==> flow/design.v <==
`timescale 1ns / 1ps
module div_iter (
  input div_clk,
  input resetn,
  input div,
  input div_signed,
  input [31:0] x,
  input [31:0] y,
  output [31:0]s,
  output [31:0] r,
  output reg complete
  );
  wire s_sign;
  wire r_sign;
  wire [31:0] x_abs;
  wire [31:0] y_abs;
  assign s_sign = div_signed ? (x[31] ^ y[31]) : 1'b0;
  assign r_sign = div_signed ? x[31] : 1'b0;
  assign x_abs  = div_signed ? (x[31] ? ~x + 32'd1 : x) : x;
  assign y_abs  = div_signed ? (y[31] ? ~y + 32'd1 : y) : y;
  wire [63:0] op_x_tmp;
  wire [32:0] op_x_high;
  wire        op_x_update;
  wire [32:0] sub_res;
  wire [31:0] r_tmp;
  wire [31:0] s_tmp1;
  reg  [63:0] op_x;
  reg  [32:0] op_y;
  reg  [5:0]  count;
  reg  [31:0] s_tmp;
  always @ ( posedge div_clk )
  begin
    if(!resetn)
    begin
      complete <= 1'b0;
      count    <= 6'd0;
      s_tmp    <= 32'd0;
    end
    else if(div&&!complete)
    begin
      if(count == 6'd0)
      begin
        op_x <= {32'd0,x_abs};
        op_y <= {1'b0,y_abs};
      end
      else if(op_x_update)
      begin
        op_x <= {sub_res,op_x_tmp[30:0]};
      end
      else if(!op_x_update)
        op_x <= op_x_tmp;
      count <= count == 6'd32 ? 6'd0 : count + 6'd1;
      complete <= count == 6'd32 ? 1'b1 : complete;
      s_tmp <= {s_tmp1[31:1],op_x_update};
    end
    else if(complete)
      complete <= 1'b0;
  end
assign s_tmp1 = (count == 6'd0) ? s_tmp : s_tmp << 1;
assign op_x_tmp = (count == 6'd0 || count == 6'd1) ? op_x : op_x << 1;
assign op_x_high = op_x_tmp[63:31];
assign sub_res = op_x_high + ~op_y + 1;
assign op_x_update = ~sub_res[32];
assign r_tmp = complete ? op_x[62:31] : 32'd0;
assign s = div_signed ? (s_sign ? ~s_tmp + 32'd1 : s_tmp) : s_tmp;
assign r = div_signed ? (r_sign ? ~r_tmp + 32'd1 : r_tmp) : r_tmp;
endmodule  
# --- Reports on div_iter ---
# What the tools print for div_iter, step after step.
# Line numbers count from 1 in the design file above.
# Cell names lack the library's common part.
setup:
  design: "div_iter"
  clock_port: "div_clk"
  lib: "sky130hd"
  pvt_corner: "tt_025C_1v80"

# --- After elaboration ---
# Counts by Yosys on the flattened word-level netlist (proc, flatten, opt, wreduce; memories kept). Register bits leave out memories and registers merged into their read ports (data or address). Print and check cells are left out. Cells with the same type and inputs are merged into one.
word_totals:
  rom_bits: 0
  regBits: 135
  out_inout_bits: 65
  latch_bits: 0
  in_bits: 68
  ramBits: 0
  mem_count: 0
  wordCells: 51
  clocked_rd_ports_x_width: 0
op_classes:
  reduce_and_logical: 8
  equal: 3
  shift: 0
  n_logic: 8
  cmp: 0
  muxes: 17
  add_sub_neg: 7
  div_mod_pow: 0
  mul: 0
op_table:
  columns: ["operator", "n"]
  rows:
  - ["32-bit 2-to-1 mux", 10]
  - ["32-bit by 1-bit adder with 32-bit output with constant B", 4]
  - ["32-bit inverter", 4]
  - ["64-bit 2-to-1 mux", 1]
  - ["63-bit 2-to-1 mux", 1]
  - ["32-bit inverter with 33-bit output", 1]
  - ["33-bit by 1-bit adder with 33-bit output with constant B", 1]
  - ["33-bit adder", 1]
  - ["6-bit by 1-bit adder with 6-bit output with constant B", 1]
  - ["6-bit by 1-bit equality test with 1-bit output with constant B", 1]
  - ["6-bit equality test with constant B", 1]
  - ["6-bit logical NOT", 1]
  - ["6-bit 2-to-1 mux", 1]
  - ["2-bit AND reduction", 2]
  - ["1-bit 2-to-1 mux", 4]
  - ["3-bit AND reduction", 1]
  - ["1-bit inverter", 2]
  - ["2-bit by 1-bit != test with 1-bit output with constant B", 1]
  - ["2-bit OR reduction", 1]
  - ["1-bit bitwise XOR", 1]
  - ["1-bit logical AND", 1]
  - ["1-bit logical OR", 1]
  - ["1-bit logical NOT", 1]

# --- Depth ---
# Depth = most cells in a row (Yosys ltp): at word level without a register or memory, in the mapped netlist without a sequential cell, where the memories' decode and read muxes count.
depth:
  depth_word: 7
  abc_area: 0
  mapped_depth: 20
  mapped_depth_nobuf: 16

# --- After synthesis ---
# The flow's flattened synthesis, as Yosys stat reports it; memories are mapped. The netlist is that of the ABC_AREA named above (0 if unset); the other value can give another one.
# Totals and module areas in this step are rounded.
mapped:
  flip_flops: 135
  seqArea_um2: 3660
  cells: 1236
  buffers: 62
  synth_area_um2: 10300
types:
  columns: ["type", "n", "area_total_um2"]
  rows:
  - ["edfxtp_1", 96, 2.88E+03]
  - ["dfxtp_1", 39, 780.749]
  - ["nand2_1", 173, 649.373]
  - ["xnor2_1", 70, 613.088]
  - ["xor2_1", 65, 569.296]
  - ["a21oi_1", 103, 515.494]
  - ["ha_1", 39, 487.968]
  - ["nor2_1", 115, 431.664]
  - ["o21ai_0", 78, 390.374]
  - ["mux2_2", 32, 360.346]
  - ["a21boi_0", 32, 240.23]
  - ["inv_1", 55, 206.448]
  - ["clkbuf_1", 54, 202.694]
  - ["o31ai_1", 25, 187.68]
  - ["nand3_1", 35, 175.168]
  - ["mux2i_1", 16, 160.154]
  - ["o41ai_1", 14, 122.618]
  - ["nor4_1", 19, 118.864]
# Other cell types: 42; their cells: 176.

# --- Path before layout ---
# OpenSTA on the mapped netlist: ideal clock, no wires. The path of least setup slack (recovery checks aside). Input and output delay are each 20% of the period. Register names are those of the netlist, which keeps one name where synthesis merged equal registers.
synth_timing:
  kind: "reg-to-reg"
  start: "register count[0]"
  end: "register op_x[40]"
  delay_ns: 4.563
  t_first_pin_ns: 0.000
  setup_time_ns: 0.266
  slack_ns: 0.437
  period_ns: 5.0
  n_path_buf: 4
  required_ns: 4.734
  arrival_time_ns: 4.297
  driving_pins: 19
  period_less_setup_slack_ns: 4.563
# "delay_ns" = arrival - input delay + setup time.
# "driving_pins": output pins that drive a net of the path, with the launching flip-flop's if there is one; two outputs of one cell count as two.
# "period_less_setup_slack_ns" is the clock period less the worst setup slack; recovery checks do not enter. This is arithmetic on one report: input and output delays are still those of the set period (20% each).
# Between the ends stands the longest chain of elaborated cells between them, by number of cells; it is not shown to be the way that was timed. Of several equally long chains one is given.
# Each line given opens the expression or statement behind the cell; cells for indexed reads and writes are added by Yosys, which also makes memories of some case tables.
# At most two assigning lines are given for a register; there are more.
synth_via:
  cell_sequence: "dfxtp_1 -> inv_1 -> ha_1 -> nand3b_1 -> and2_1 -> buf_2 -> clkbuf_1 -> mux2_2 -> ha_1 -> clkbuf_1 -> nand2_1 -> or4_1 -> a211oi_1 -> o21ai_1 -> mux2i_4 -> nor2_2 -> buf_2 -> mux2i_1 -> nor2_1"
  elab_chain_len: 6
  cells_between: 7
  classes_between: "add/sub: 2; eq/ne: 1; mux: 2; reduce/logical: 2"
synth_lines:
  columns: ["element", "line", "rtl"]
  rows:
  - ["from (decl)", 29, "reg  [5:0]  count;"]
  - ["from (assign)", 36, "count    <= 6'd0;"]
  - ["from (assign)", 52, "count <= count == 6'd32 ? 6'd0 : count + 6'd1;"]
  - ["6-bit logical NOT", 60, "assign op_x_tmp = (count == 6'd0 || count == 6'd1) ? op_x : op_x << 1;"]
  - ["1-bit logical OR", 60, null]
  - ["64-bit 2-to-1 mux", 60, null]
  - ["33-bit adder", 62, "assign sub_res = op_x_high + ~op_y + 1;"]
  - ["33-bit by 1-bit adder with 33-bit output", 62, null]
  - ["63-bit 2-to-1 mux", 46, "else if(op_x_update)"]
  - ["to (assign)", 43, "op_x <= {32'd0,x_abs};"]
  - ["to (assign)", 48, "op_x <= {sub_res,op_x_tmp[30:0]};"]
  - ["to (decl)", 27, "reg  [63:0] op_x;"]

# --- Worst path after layout ---
# From the final timing report of run 2: the path of least setup slack in the routed layout; clock arrival at registers is part of the times.
layout_timing:
  kind: "reg-to-reg"
  start: "register count[3]"
  end: "register op_x[40]"
  t_first_pin_ns: 0.43
  arrival_time_ns: 4.11
  period_ns: 2.67
  setup_time_ns: 0.25
  required_ns: 2.85
  slack_ns: -1.26
  driving_pins: 18
  n_path_buf: 4
# Between the ends stands the longest chain of elaborated cells between them, by number of cells; it is not shown to be the way that was timed. Of several equally long chains one is given.
# At most two assigning lines are given for a register; there are more.
layout_via:
  cell_sequence: "dfxtp_2 -> nor3_4 -> buf_6 -> nand3b_4 -> and2_4 -> buf_8 -> buf_16 -> mux2_4 -> ha_1 -> nand4_1 -> or4_4 -> a211oi_4 -> o21ai_2 -> mux2i_4 -> nor2_4 -> buf_12 -> mux2i_1 -> nor2_1"
  elab_chain_len: 6
  cells_between: 7
  classes_between: "add/sub: 2; eq/ne: 1; mux: 2; reduce/logical: 2"
layout_lines:
  columns: ["element", "line", "rtl"]
  rows:
  - ["from (decl)", 29, "reg  [5:0]  count;"]
  - ["from (assign)", 36, "count    <= 6'd0;"]
  - ["from (assign)", 52, "count <= count == 6'd32 ? 6'd0 : count + 6'd1;"]
  - ["6-bit logical NOT", 60, "assign op_x_tmp = (count == 6'd0 || count == 6'd1) ? op_x : op_x << 1;"]
  - ["1-bit logical OR", 60, null]
  - ["64-bit 2-to-1 mux", 60, null]
  - ["33-bit adder", 62, "assign sub_res = op_x_high + ~op_y + 1;"]
  - ["33-bit by 1-bit adder with 33-bit output", 62, null]
  - ["63-bit 2-to-1 mux", 46, "else if(op_x_update)"]
  - ["to (assign)", 43, "op_x <= {32'd0,x_abs};"]
  - ["to (assign)", 48, "op_x <= {sub_res,op_x_tmp[30:0]};"]
  - ["to (decl)", 27, "reg  [63:0] op_x;"]

# div_iter through Yosys and OpenROAD on sky130hd: 5 stored runs, unordered, with their settings and measured results. The constraints put input and output delay at 20% of the set period each and load the outputs with 0.01 pF.
# "period_reached_ns" = clock period - worst setup slack. The figure is calculated, with input and output delays left at 20% of the set period.
# "critical_path_time_ns" is the time allowed to the run's worst setup path (the clock period less input and output delay, where it has them) less its slack. Clock arrival times count: a late capture clock shortens it, a late launch clock lengthens it.
# "fin_power_w" rests on the timing tool's default activity at the inputs, not on a simulated workload.
# Values from the reports are rounded here.
runs:
  - name: "run 1"
    settings:
      ABC_AREA: 1
      CAP_MARGIN: 30
      CELL_PAD_IN_SITES_DETAIL_PLACEMENT: 2
      CORE_MARGIN: 8
      CORE_UTILIZATION: 69
      CTS_CLUSTER_SIZE: 37
      GPL_ROUTABILITY_DRIVEN: 1
      GPL_TIMING_DRIVEN: 0
      HOLD_SLACK_MARGIN: 0.16
      MAX_ROUTING_LAYER: "met4"
      MIN_ROUTING_LAYER: "met2"
      PLACE_DENSITY_LB_ADDON: 0.08
      SETUP_SLACK_MARGIN: 0.87
      period_ns: 5.0
      SLEW_MARGIN: 20
    outcome: "unfinished; tool error in placement"
  - name: "run 2"
    settings:
      CORE_UTILIZATION: 40
      period_ns: 2.67
      CAP_MARGIN: 20
      CORE_MARGIN: 2
      SLEW_MARGIN: 20
    results:
      ws_setup_ns: -1.26
      fin_hold_ws_ns: 0.491
      critical_path_time_ns: 3.93
      worst_path_kind: "reg-to-reg"
      yosys_chip_area_um2: 10300
      finalUtil_pct: 67.0
      fin_tns_ns: -57.6
      fin_power_w: 0.00889
      period_reached_ns: 3.932
      die_footprint_um2: 27100
      finish.stdcell_area_um2: 16900
  - name: "run 3"
    settings:
      GPL_ROUTABILITY_DRIVEN: 0
      PLACE_DENSITY: 0.47
      period_ns: 5.0
      CAP_MARGIN: 20
      CORE_MARGIN: 2
      CORE_UTILIZATION: 40
      SLEW_MARGIN: 20
    results:
      fin_hold_ws_ns: 0.489
      yosys_chip_area_um2: 10300
      critical_path_time_ns: 2.67
      worst_path_kind: "input-to-output"
      ws_setup_ns: 0.325
      fin_tns_ns: 0.000
      fin_power_w: 0.00394
      period_reached_ns: 4.675
      finish.stdcell_area_um2: 12600
      die_footprint_um2: 27100
      finalUtil_pct: 50.0
  - name: "run 4"
    settings:
      ABC_AREA: 1
      CELL_PAD_IN_SITES_GLOBAL_PLACEMENT: 0
      CORE_ASPECT_RATIO: 0.5
      CORE_UTILIZATION: 38
      CTS_CLUSTER_SIZE: 58
      GPL_ROUTABILITY_DRIVEN: 0
      GPL_TIMING_DRIVEN: 1
      HOLD_SLACK_MARGIN: 0.13
      PLACE_DENSITY: 0.4
      SETUP_SLACK_MARGIN: 0.56
      SLEW_MARGIN: 30
      TNS_END_PERCENT: 40
      period_ns: 7.6
      CAP_MARGIN: 20
      CORE_MARGIN: 2
    results:
      ws_setup_ns: 1.01
      finish.stdcell_area_um2: 13900
      fin_power_w: 0.00286
      die_footprint_um2: 32200
      fin_hold_ws_ns: 0.483
      period_reached_ns: 6.586
      finalUtil_pct: 46.0
      yosys_chip_area_um2: 11700
      fin_tns_ns: 0.000
      critical_path_time_ns: 3.55
      worst_path_kind: "input-to-output"
  - name: "run 5"
    settings:
      ABC_AREA: 1
      CELL_PAD_IN_SITES_DETAIL_PLACEMENT: 2
      CELL_PAD_IN_SITES_GLOBAL_PLACEMENT: 1
      CORE_ASPECT_RATIO: 0.5
      CORE_UTILIZATION: 48
      CTS_CLUSTER_SIZE: 45
      GPL_ROUTABILITY_DRIVEN: 1
      GPL_TIMING_DRIVEN: 1
      MAX_ROUTING_LAYER: "met4"
      MIN_ROUTING_LAYER: "met2"
      PLACE_DENSITY: 0.4
      SETUP_SLACK_MARGIN: 1.2
      SLEW_MARGIN: 30
      TNS_END_PERCENT: 30
      period_ns: 7.6
      CAP_MARGIN: 20
      CORE_MARGIN: 2
    outcome: "unfinished; error DPL-0033 in placement"
